==> flow/design.v <==
`timescale 1ns / 1ps
module qtwosComp(
    input [N-2:0] a,
    output [2*N-1:0] b
    );
	reg [2*N-1:0] data;
	reg [2*N-1:0] flip;
	reg [2*N-1:0] out;
	parameter Q = 15;
	parameter N = 32;
	assign b = out;
	always @*
	begin
		data <= a;		 
	end
	always @*
	begin
		flip <= ~a;
	end
	always @*
	begin
		out <= flip + 1;
	end
endmodule
`timescale 1ns / 1ps
module qmult(
    input [N-1:0] a,
    input [N-1:0] b,
    output [N-1:0] c
    );
	wire [2*N-1:0] a_ext;
	wire [2*N-1:0] b_ext;
	wire [2*N-1:0] r_ext;
	reg [2*N-1:0] a_mult;
	reg [2*N-1:0] b_mult;
	reg [2*N-1:0] result;
	reg [N-1:0] retVal;
	parameter Q = 8;
	parameter N = 20;
	qtwosComp #(Q,N) comp_a (a[N-2:0], a_ext);
	qtwosComp #(Q,N) comp_b (b[N-2:0], b_ext);
	qtwosComp #(Q,N) comp_r (result[N-2+Q:Q], r_ext);
	assign c = retVal;
	always @*
	begin
		if(a[N-1] == 1)
			a_mult <= a_ext;
		else
			a_mult <= a;
		if(b[N-1] == 1)
			b_mult <= b_ext;
		else
			b_mult <= b;		
	end 
	always @*
	begin
		result <= a_mult * b_mult;
	end
	always @*
	begin		
		if((a[N-1] == 1 && b[N-1] == 0) || (a[N-1] == 0 && b[N-1] == 1)) begin
			retVal[N-1] <= 1;
			retVal[N-2:0] <= r_ext[N-2:0];
		end
		else begin
			retVal[N-1] <= 0;
			retVal[N-2:0] <= result[N-2+Q:Q];
		end
	end
endmodule
`timescale 1ns / 1ps
module qadd(
    input [N-1:0] a,
    input [N-1:0] b,
    output reg [N-1:0] c
    );
	parameter Q = 15;
	parameter N = 28;
reg [N-1:0] res;
always @* begin
    if ( res[N-2:0] == 0 )
        c = 0;
    else
        c = res;
end
always @*
begin
	if(a[N-1] == 1 && b[N-1] == 1) begin
		res[N-1] = 1;
		res[N-2:0] = a[N-2:0] + b[N-2:0];
	end
	else if(a[N-1] == 0 && b[N-1] == 0) begin
		res[N-1] = 0;
		res[N-2:0] = a[N-2:0] + b[N-2:0];
	end
	else if(a[N-1] == 0 && b[N-1] == 1) begin
		if(a[N-2:0] > b[N-2:0]) begin
			res[N-1] = 0;
			res[N-2:0] = a[N-2:0] - b[N-2:0];
		end
		else begin
			res[N-1] = 1;
		    res[N-2:0] = b[N-2:0] - a[N-2:0];
        end
	end
	else begin
        if(a[N-2:0] > b[N-2:0]) begin
            res[N-1] = 1;
            res[N-2:0] = a[N-2:0] - b[N-2:0];
        end
        else begin
            res[N-1] = 0;
            res[N-2:0] = b[N-2:0] - a[N-2:0];
        end
    end
end
endmodule
`timescale 1ns / 1ps
module negar(
    in,
    neg_in
    );
input logic [N-1:0] in;
output logic [N-1:0] neg_in;
parameter Q = 15;
parameter N = 28;    
logic [N-1:0] aux;
always_comb begin
    if ( in[N-1] == 1) begin
        neg_in[N-1] = 0; 
        neg_in[N-2:0] = in[N-2:0];
    end
    else begin
        neg_in[N-1] = 1;
        neg_in[N-2:0] = in[N-2:0];
    end
end
endmodule
`timescale 1ns / 1ps
module qdiv(
	input [N-1:0] dividend,
	input [N-1:0] divisor,
	input rst,
	input start,
	input clk,
	output reg [N-1:0] quotient_out,
	output complete
	);
	parameter Q = 8;
	parameter N = 20;
	reg [N-1:0] quotient;
	reg [N-1:0] dividend_copy;
	reg [2*(N-1)-1:0] divider_copy;
	reg [5:0] bitn; 
	reg done;
	always @* begin
	   if (dividend[N-2:0] == 0 )
	       quotient_out = 0;
       else
           quotient_out = quotient;
	end
	assign complete = done;
	always @( posedge clk ) 
	begin
		if( rst )
			done <= 1'b1;
		else if( done && start ) begin
			done <= 1'b0;
			bitn <= N+Q-2;
			quotient <= 0;
			dividend_copy <= {1'b0,dividend[N-2:0]};
			divider_copy[2*(N-1)-1] <= 0;
			divider_copy[2*(N-1)-2:N-2] <= divisor[N-2:0];
			divider_copy[N-3:0] <= 0;
			if((dividend[N-1] == 1 && divisor[N-1] == 0) || (dividend[N-1] == 0 && divisor[N-1] == 1))
				quotient[N-1] <= 1;
			else
				quotient[N-1] <= 0;
		end 
		else if(!done) begin
			if(dividend_copy >= divider_copy) begin
				dividend_copy <= dividend_copy - divider_copy;
				quotient[bitn] <= 1'b1;
			end
			divider_copy <= divider_copy >> 1;
			if(bitn == 0)
				done <= 1'b1;
			bitn <= bitn - 1;	
		end
	end
endmodule
`timescale 1ns / 1ps
module bits2temp1(
    clk,
    rst,
    start,
    yk,
    done,
    yT
    );
input wire clk;
input wire rst;
input wire start;
input wire [11:0] yk;
output reg done;
output reg [N-1:0] yT;
parameter Q = 15;
parameter N = 28;
localparam V = 163840;   
localparam inv_res_V = 40662109;  
localparam gain = 9863168;  
localparam c = 32932;  
localparam b = 6619300;   
localparam betha = 8511169;  
localparam dos = 65536;  
localparam S_IDLE = 3'd0;
localparam S_D1S  = 3'd1;
localparam S_D1W  = 3'd2;
localparam S_D2S  = 3'd3;
localparam S_D2W  = 3'd4;
localparam S_D3S  = 3'd5;
localparam S_D3W  = 3'd6;
reg [2:0] state;
reg [N-1:0] bits;
reg [N-1:0] Vg;
reg [N-1:0] gain_Vg;
wire st1 = (state == S_D1S);
wire st2 = (state == S_D2S);
wire st3 = (state == S_D3S);
wire done1, done2, done3;
wire [N-1:0] q_Vg;
qdiv #(Q,N) div_Vg (bits, inv_res_V, rst, st1, clk, q_Vg, done1);
wire [N-1:0] q_gain_Vg;
qdiv #(Q,N) div1 (gain, Vg, rst, st2, clk, q_gain_Vg, done2);
wire [N-1:0] V_gain_Vg;
qmult #(Q,N) mult1 (V, gain_Vg, V_gain_Vg);
wire [N-1:0] neg_V_gain_Vg;
negar #(Q,N) neg2 (V_gain_Vg,neg_V_gain_Vg);
wire [N-1:0] den;
qadd #(Q,N) sum1 ( neg_V_gain_Vg, c, den);
wire [N-1:0] num;
negar #(Q,N) neg1 (b,num);
wire [N-1:0]  aux1;
qdiv #(Q,N) div2 (num, den, rst, st3, clk, aux1, done3);
wire [N-1:0] t_o;
qmult #(Q,N) mult2 (betha, aux1, t_o);
always @(posedge clk) begin
    done <= 1'b0;
    if (rst) begin
        state <= S_IDLE;
    end
    else begin
        case (state)
        S_IDLE: if (start) begin
                    bits <= {1'b0, (yk == 0) ? 12'd1 : yk, {Q{1'b0}}};
                    state <= S_D1S;
                end
        S_D1S:  state <= S_D1W;
        S_D1W:  if (done1) begin
                    Vg <= q_Vg;
                    state <= S_D2S;
                end
        S_D2S:  state <= S_D2W;
        S_D2W:  if (done2) begin
                    gain_Vg <= q_gain_Vg;
                    state <= S_D3S;
                end
        S_D3S:  state <= S_D3W;
        S_D3W:  if (done3) begin
                    yT <= t_o;
                    done <= 1'b1;
                    state <= S_IDLE;
                end
        default: state <= S_IDLE;
        endcase
    end
end
endmodule
`timescale 1ns / 1ps
module lowpass_filter(
    clk,
    rst,
    start,
    yT,
    yT_filt
    );
input logic clk;
input logic rst;
input logic start;
input logic [N-1:0] yT;
output logic [N-1:0] yT_filt;
parameter Q = 15; 
parameter N = 28;
localparam offset = 0;
localparam neg_a1 = 64567; 
localparam a2 = 31813;
localparam a3 = 0; 
localparam a4 = 0;
localparam a5 = 0; 
localparam b0 = 4;
localparam b1 = 7;
localparam b2 = 4;
localparam b3 = 0;
localparam b4 = 0;
localparam b5 = 0;
logic [N-1:0] a1; 
negar #(Q,N) neg0 (neg_a1,a1);
logic [N-1:0] y0; 
logic [N-1:0] y1; 
logic [N-1:0] y2; 
logic [N-1:0] y3;
logic [N-1:0] y4; 
logic [N-1:0] y5;
logic [N-1:0] u1;  
logic [N-1:0] u2;  
logic [N-1:0] u3;  
logic [N-1:0] u4;  
logic [N-1:0] u5; 
always_ff @(posedge clk) begin
    if (rst) begin
        y5 <= 0;
        y4 <= 0;
        y3 <= 0;
        y2 <= 0;
        y1 <= 0;
        y0 <= 0;
        u5 <= 0;
        u4 <= 0;
        u3 <= 0;
        u2 <= 0;
        u1 <= 0;
    end
    else if (start) begin
        y5 <= y4;
        y4 <= y3;
        y3 <= y2;
        y2 <= y1; 
        y1 <= y0;
        y0 <= yT;
        u5 <= u4; 
        u4 <= u3; 
        u3 <= u2;
        u2 <= u1;
        u1 <=  u0 + offset;
    end
end
logic [N-1:0] yb0; 
qmult #(Q,N) multb0 (b0, y0, yb0);
logic [N-1:0] yb1; 
qmult #(Q,N) multb1 (b1, y1, yb1);
logic [N-1:0] yb2; 
qmult #(Q,N) multb2 (b2, y2, yb2);
logic [N-1:0] yb3; 
qmult #(Q,N) multb3 (b3, y3, yb3);
logic [N-1:0] yb4; 
qmult #(Q,N) multb4 (b4, y4, yb4);
logic [N-1:0] yb5; 
qmult #(Q,N) multb5 (b5, y5, yb5);
logic [N-1:0] auxb0;  
qadd #(Q,N) sumb0 (yb0, yb1, auxb0);
logic [N-1:0] auxb1;  
qadd #(Q,N) sumb1 (yb2, yb3, auxb1);
logic [N-1:0] auxb2;  
qadd #(Q,N) sumb2 (yb4, yb5, auxb2);
logic [N-1:0] auxb3;  
qadd #(Q,N) sumb3 (auxb0, auxb1, auxb3);
logic [N-1:0] yb;  
qadd #(Q,N) sumb (auxb2, auxb3, yb);
logic [N-1:0] ua1; 
qmult #(Q,N) multa1 (a1, u1, ua1);
logic [N-1:0] ua2; 
qmult #(Q,N) multa2 (a2, u2, ua2);
logic [N-1:0] ua3; 
qmult #(Q,N) multa3 (a3, u3, ua3);
logic [N-1:0] ua4; 
qmult #(Q,N) multa4 (a4, u4, ua4);
logic [N-1:0] ua5; 
qmult #(Q,N) multa5 (a5, u5, ua5);
logic [N-1:0] auxa1;  
qadd #(Q,N) suma1 (ua1, ua2, auxa1);
logic [N-1:0] auxa2;  
qadd #(Q,N) suma2 (ua3, ua4, auxa2);
logic [N-1:0] auxa3;  
qadd #(Q,N) suma3 (auxa1, auxa2, auxa3);
logic [N-1:0] ua;  
qadd #(Q,N) suma (auxa3, ua5, ua);
logic [N-1:0] ya; 
negar #(Q,N) nega (ua,ya);
logic [N-1:0] u0;  
qadd #(Q,N) sum_ab (yb, ya, u0);
always_ff @(posedge clk) begin
    yT_filt <= u0; 
end
endmodule
`timescale 1ns / 1ps
module pt100_temp (
    input  wire        clk,
    input  wire        rst,
    input  wire        in_valid,
    output wire        in_ready,
    input  wire [11:0] yk,
    output wire        out_valid,
    output wire [27:0] temp,
    output wire [27:0] temp_filt,
    output wire        alarm
    );
parameter Q = 15;
parameter N = 28;
localparam HT = 2457600;  
localparam T_IDLE = 2'd0;
localparam T_CONV = 2'd1;
localparam T_FILT = 2'd2;
localparam T_OUT  = 2'd3;
reg [1:0] tstate;
reg alarm_r;
wire conv_done;
wire [N-1:0] yT;
assign in_ready  = (tstate == T_IDLE);
assign out_valid = (tstate == T_OUT);
assign temp      = yT;
assign alarm     = alarm_r;
wire accept = in_valid && in_ready;
bits2temp1 #(Q,N) conv (
    .clk(clk), .rst(rst), .start(accept), .yk(yk), .done(conv_done), .yT(yT));
lowpass_filter #(Q,N) filt (
    .clk(clk), .rst(rst), .start(conv_done), .yT(yT), .yT_filt(temp_filt));
always @(posedge clk) begin
    if (conv_done)
        alarm_r <= (yT > HT);
end
always @(posedge clk) begin
    if (rst)
        tstate <= T_IDLE;
    else begin
        case (tstate)
        T_IDLE: if (accept) tstate <= T_CONV;
        T_CONV: if (conv_done) tstate <= T_FILT;
        T_FILT: tstate <= T_OUT;
        T_OUT:  tstate <= T_IDLE;
        endcase
    end
end
endmodule
* From RTL to reports: pt100_temp *
The steps from the RTL of pt100_temp to its reports follow in flow order.
Line numbers count from 1 in the design file above.
Cell names lack the library's common part.
A cell with -- has no value.

design
  top module = pt100_temp
  clock port = clk
  library = sky130hd
  library corner = tt_025C_1v80

* Word-level counts *
Yosys after proc, flatten, opt, wreduce and memory -nomap, before mapping. Memory bits, and registers merged into a memory's read port (data or address), are not among the register bits. Print and check cells are not counted. Equal cells are merged and count once.

word-level totals
  flip-flop bits (word level) = 786
  memory cells = 0
  input port bits = 15
  RAM bits = 0
  clocked read ports x word width = 0
  output and inout port bits = 59
  ROM bits = 0
  latch bits = 0

operators by class
  order comparisons = 13
  muxes and demuxes = 163
  equality and inequality tests = 18
  multipliers = 5
  shift-type cells = 3
  reductions and logical operators = 69
  bitwise gates (word level) = 43
  $add $sub $neg = 46
  div/mod/pow operators = 0

operator list
  cell                                            number
  multiplier 24 x 56 -> 42 bit with constant A    1
  2-to-1 mux 27 bit                               42
  multiplier 17 x 56 -> 42 bit with constant A    1
  2-to-1 mux 28 bit                               33
  multiplier 15 x 56 -> 42 bit with constant A    1
  subtractor 27 bit                               12
  logical NOT 27 bit                              12
  NOT 27 -> 56 bit                                5
  adder 56 x 1 -> 56 bit with constant B          5
  2-to-1 mux 56 bit                               5
  adder 27 x 1 -> 27 bit with constant B          7
  NOT 27 bit                                      7
  multiplier 3 x 56 -> 27 bit with constant A     1
  multiplier 3 x 56 -> 42 bit with constant A     1
  adder 27 bit                                    6
  greater-than comparator 27 bit                  6
  greater-or-equal comparator 28 x 53 -> 1 bit    2
  2-to-1 mux 26 bit                               4
  variable shift 1 x 7 -> 28 bit with constant A  3
  subtractor 28 bit                               3
  bitwise AND 28 bit                              3
  bitwise OR 28 bit                               3
  NOT 28 bit                                      3
  NOT 27 -> 40 bit                                2
  adder 40 x 1 -> 40 bit with constant B          2
  2-to-1 mux 40 bit                               2
  2-to-1 mux 1 bit                                66
  subtractor 1 x 27 -> 27 bit with constant A     2

Other operator kinds: 33; their cells: 120.

* Logic depth *
Depth = most cells in a row (Yosys ltp): at word level without a register or memory, in the mapped netlist without a sequential cell, where the memories' decode and read muxes count.

logic depth
  word-level depth = 35
  ABC_AREA = 0
  mapped depth = 89
  gate-level depth less buffers = 82

* After synthesis *
Source: synth_stat.txt of the flow (Yosys; design flattened, memories mapped). It holds for the ABC_AREA given above (unset counts as 0); a run with the other value may have another netlist.

cells by type
  cell      number
  ha_1      1087
  edfxtp_1  441
  fa_1      603
  inv_1     1422
  xnor2_1   452
  dfxtp_1   187
  nor2_1    893
  a21oi_1   605
  mux2i_1   233
  nand2_1   565
  o21ai_0   424
  xor2_1    188
  nor3_1    220
  clkbuf_1  288
  a21o_1    134
  nand2b_1  119
  o31ai_1   94
  and2_1    112

Other cell types: 96; their cells: 1604.

mapped netlist
  standard cells after synthesis = 9671
  mapped flip-flops = 628
  sequential part of the area = 16986.3 um^2
  buffers = 356
  chip area (Yosys) = 83458.8 um^2

By module: a second synthesis without flattening, with its own total; a netlist apart from the flattened one above.

unflattened totals
  cells (unflattened synthesis) = 58220
  area (unflattened synthesis) = 483830.3 um^2

Rows give one instance, submodules left out.

modules
  module          cells  area (um^2)  times used
  qmult           3278   28000.6      13
  qadd            725    4982.3       11
  qtwosComp       107    739.5        39
  qdiv            717    6851.6       3
  lowpass_filter  1022   11309.6      1
  bits2temp1      144    3223.1       1
  negar           28     206.4        4
  pt100_temp      29     265.3        1

* Path before layout *
Source: OpenSTA report_checks on the synthesized netlist (no wires, ideal clock, input and output delay 20% of the period each), path of least setup slack; recovery checks are left aside. Register names are those of the netlist, which keeps one name where synthesis merged equal registers.

timing path after synthesis
  kind = register -> register
  start = register filt.u2[27]
  end = register filt.u1[27]
  setup time = 0.116 ns
  arrival = 18.560 ns
  path delay = 18.676 ns
  period = 24.0 ns
  buffers on the path = 9
  setup slack = 5.323 ns
  stages = 78
  required time = 23.884 ns
  synthesis period reached = 18.677 ns

"path delay" is the arrival time less input delay plus setup time.
"stages" counts driving pins, that of a launching flip-flop among them; a cell with two outputs on the path counts twice.
"synthesis period reached" is the clock period less the worst setup slack; recovery checks do not enter. This is arithmetic on one report: input and output delays are still those of the set period (20% each).
Between the ends stands the longest chain of elaborated cells between them, by number of cells; it is not shown to be the way that was timed. Of several equally long chains one is given.
Each line given opens the expression or statement behind the cell; cells for indexed reads and writes are added by Yosys, which also makes memories of some case tables.

on the way, after synthesis
  cells stage by stage = dfxtp_1 clkbuf_1 clkbuf_1 clkbuf_1 buf_1 nand2_1 o21ai_0 fa_1 fa_1 inv_1 fa_1 inv_1 fa_1 fa_1 inv_1 fa_1 inv_1 ha_1 [42 not listed] o21ai_0 a21oi_1 o21ai_0 a211oi_1 o21ai_0 a221o_1 a211o_1 o21ai_0 clkbuf_1 clkbuf_1 mux2i_1 xor2_1 nand3_1 nor4_1 nand4_1 a22oi_1 nand4_1 a41o_1
  length of the longest elaborated chain = 33

ends and longest elaborated chain, after synthesis
  item                          RTL line  text
  from (decl)                   315       logic [N-1:0] u2;
  from (assign)                 330       u2 <= 0;
  from (assign)                 343       u2 <= u1;
  2-to-1 mux 56 bit             50        if(b[N-1] == 1)
  multiplier 15 x 56 -> 42 bit  57        result <= a_mult * b_mult;
  NOT 27 bit                    18        flip <= ~a;
  adder 27 x 1 -> 27 bit        22        out <= flip + 1;
  2-to-1 mux 27 bit             61        if((a[N-1] == 1 && b[N-1] == 0) || (a[N-1] == 0 && b[N-1] == 1)) begin
  subtractor 27 bit             103       res[N-2:0] = b[N-2:0] - a[N-2:0];
  2-to-1 mux 27 bit             97        if(a[N-2:0] > b[N-2:0]) begin
  [19 not listed]               --
  subtractor 27 bit             103
  2-to-1 mux 27 bit             97
  2-to-1 mux 28 bit             96        else if(a[N-1] == 0 && b[N-1] == 1) begin
  2-to-1 mux 27 bit             92        else if(a[N-1] == 0 && b[N-1] == 0) begin
  2-to-1 mux 27 bit             88        if(a[N-1] == 1 && b[N-1] == 1) begin
  logical NOT 27 bit            81        if ( res[N-2:0] == 0 )
  2-to-1 mux 28 bit             81
  to (assign)                   331       u1 <= 0;
  to (assign)                   344       u1 <=  u0 + offset;
  to (decl)                     314       logic [N-1:0] u1;

* Path in the finished layout *
From the final timing report of stored run 1: the path of least setup slack in the routed layout; clock arrival at registers is part of the times.

timing path post-layout
  kind = register -> register
  start = register filt.u1[1]
  end = register filt.u1[27]
  setup time = 0.11 ns
  required time = 12.94 ns
  stages = 90
  setup slack = -5.43 ns
  period = 12.3 ns
  buffers on the path = 11
  arrival = 18.37 ns

Between the ends stands the longest chain of elaborated cells between them, by number of cells; it is not shown to be the way that was timed. Of several equally long chains one is given.

on the way, post-layout
  cells stage by stage = dfxtp_2 inv_2 ha_4 nand2_4 or3_4 or3_4 or3_4 or2_4 buf_6 nand2b_4 or2_4 o21ai_4 xnor2_4 ha_4 inv_2 fa_1 inv_2 fa_1 [54 not listed] o21ai_2 a211oi_2 o21ai_2 a221o_1 a211o_1 o21ai_4 buf_12 buf_12 buf_12 buf_12 mux2i_4 xnor2_2 nand4_1 nor4_4 nand4_1 a22oi_2 nand4_1 a41o_1
  length of the longest elaborated chain = 35

ends and longest elaborated chain, post-layout
  item                          RTL line  text
  from (decl)                   314       logic [N-1:0] u1;
  from (assign)                 331       u1 <= 0;
  from (assign)                 344       u1 <=  u0 + offset;
  NOT 27 -> 56 bit              18        flip <= ~a;
  adder 56 x 1 -> 56 bit        22        out <= flip + 1;
  2-to-1 mux 56 bit             50        if(b[N-1] == 1)
  multiplier 17 x 56 -> 42 bit  57        result <= a_mult * b_mult;
  NOT 27 bit                    18
  adder 27 x 1 -> 27 bit        22
  2-to-1 mux 27 bit             61        if((a[N-1] == 1 && b[N-1] == 0) || (a[N-1] == 0 && b[N-1] == 1)) begin
  [21 not listed]               --
  subtractor 27 bit             103       res[N-2:0] = b[N-2:0] - a[N-2:0];
  2-to-1 mux 27 bit             97        if(a[N-2:0] > b[N-2:0]) begin
  2-to-1 mux 28 bit             96        else if(a[N-1] == 0 && b[N-1] == 1) begin
  2-to-1 mux 27 bit             92        else if(a[N-1] == 0 && b[N-1] == 0) begin
  2-to-1 mux 27 bit             88        if(a[N-1] == 1 && b[N-1] == 1) begin
  logical NOT 27 bit            81        if ( res[N-2:0] == 0 )
  2-to-1 mux 28 bit             81
  to (assign)                   331
  to (assign)                   344
  to (decl)                     314

Memo
Re: implementation data of pt100_temp

pt100_temp through Yosys and OpenROAD on sky130hd: 6 stored runs, unordered, with their settings and measured results. The constraints put input and output delay at 20% of the set period each and load the outputs with 0.01 pF.
"achieved clock period (ns)" is the run's clock period less its worst setup slack. It is reckoned from that one timing run; input and output delays stay at 20% of the period that was set.
"worst setup path time (ns)" means the part of the period allowed to the worst setup path (the constraints hold back 20% at inputs and 20% at outputs) less its slack; where the path has registers, the arrival times of their clocks count too.
"finish__power__total" rests on the timing tool's default activity at the inputs, not on a simulated workload.

settings of stored run 1
{
  "CAP_MARGIN": 40,
  "CELL_PAD_IN_SITES_DETAIL_PLACEMENT": 2,
  "CELL_PAD_IN_SITES_GLOBAL_PLACEMENT": 0,
  "CORE_MARGIN": 8,
  "CORE_UTILIZATION": 23,
  "MAX_ROUTING_LAYER": "met4",
  "PLACE_DENSITY_LB_ADDON": 0.01,
  "SETUP_SLACK_MARGIN": 0.61,
  "period_ns": 12.3,
  "SLEW_MARGIN": 20
}
report of stored run 1
yosys chip area after synthesis (um^2): 83458.8
finish__design__die__area: 382394.0
finish__design__instance__area__stdcell: 113290.0
finish__timing__setup__ws: -5.435
finish__timing__setup__tns: -262.189
finish__power__total: 5.672e-03
achieved clock period (ns): 17.735
worst setup path time (ns): 17.73
worst setup path kind: register -> register

settings of stored run 2
{
  "CAP_MARGIN": 5,
  "CORE_UTILIZATION": 25,
  "CTS_CLUSTER_DIAMETER": 28,
  "CTS_CLUSTER_SIZE": 60,
  "GPL_TIMING_DRIVEN": 1,
  "PLACE_DENSITY": 0.54,
  "SETUP_SLACK_MARGIN": -1.29,
  "SLEW_MARGIN": 40,
  "TNS_END_PERCENT": 10,
  "period_ns": 15.0,
  "CORE_MARGIN": 2
}
report of stored run 2
yosys chip area after synthesis (um^2): 83458.8
finish__design__die__area: 338474.0
finish__design__instance__area__stdcell: 110387.0
finish__timing__setup__ws: -2.228
finish__timing__setup__tns: -89.360
finish__power__total: 5.782e-03
achieved clock period (ns): 17.228
worst setup path time (ns): 17.23
worst setup path kind: register -> register

settings of stored run 3
{
  "CORE_UTILIZATION": 40,
  "PLACE_DENSITY": 0.6,
  "period_ns": 24.0,
  "CAP_MARGIN": 20,
  "CORE_MARGIN": 2,
  "SLEW_MARGIN": 20
}
report of stored run 3
yosys chip area after synthesis (um^2): 83458.8
finish__design__die__area: 212318.0
finish__design__instance__area__stdcell: 89933.8
finish__timing__setup__ws: 2.429
finish__timing__setup__tns: 0.000
finish__power__total: 2.641e-03
achieved clock period (ns): 21.571
worst setup path time (ns): 21.57
worst setup path kind: register -> register

settings of stored run 4
{
  "CORE_UTILIZATION": 28,
  "PLACE_DENSITY": 0.6,
  "period_ns": 22.1,
  "CAP_MARGIN": 20,
  "CORE_MARGIN": 2,
  "SLEW_MARGIN": 20
}
report of stored run 4
yosys chip area after synthesis (um^2): 83458.8
finish__design__die__area: 302451.0
finish__design__instance__area__stdcell: 91290.1
finish__timing__setup__ws: 1.534
finish__timing__setup__tns: 0.000
finish__power__total: 2.833e-03
achieved clock period (ns): 20.566
worst setup path time (ns): 20.57
worst setup path kind: register -> register

settings of stored run 5
{
  "CORE_UTILIZATION": 40,
  "PLACE_DENSITY": 0.6,
  "SETUP_SLACK_MARGIN": 0.67,
  "period_ns": 22.1,
  "CAP_MARGIN": 20,
  "CORE_MARGIN": 2,
  "SLEW_MARGIN": 20
}
report of stored run 5
yosys chip area after synthesis (um^2): 83458.8
finish__design__die__area: 212318.0
finish__design__instance__area__stdcell: 90095.2
finish__timing__setup__ws: 1.880
finish__timing__setup__tns: 0.000
finish__power__total: 2.821e-03
achieved clock period (ns): 20.220
worst setup path time (ns): 20.22
worst setup path kind: register -> register

settings of stored run 6
{
  "CELL_PAD_IN_SITES_DETAIL_PLACEMENT": 2,
  "CORE_ASPECT_RATIO": 1.63,
  "CORE_MARGIN": 9,
  "CORE_UTILIZATION": 15,
  "CTS_CLUSTER_DIAMETER": 170,
  "CTS_CLUSTER_SIZE": 25,
  "GPL_ROUTABILITY_DRIVEN": 1,
  "MIN_ROUTING_LAYER": "met2",
  "PLACE_DENSITY_LB_ADDON": 0.08,
  "SETUP_SLACK_MARGIN": 4.27,
  "SLEW_MARGIN": 30,
  "TNS_END_PERCENT": 100,
  "period_ns": 14.7,
  "CAP_MARGIN": 20
}
report of stored run 6
yosys chip area after synthesis (um^2): 83458.8
finish__design__die__area: 584373.0
finish__design__instance__area__stdcell: 115616.0
finish__timing__setup__ws: -3.561
finish__timing__setup__tns: -159.557
finish__power__total: 3.809e-03
achieved clock period (ns): 18.261
worst setup path time (ns): 18.26
worst setup path kind: register -> register
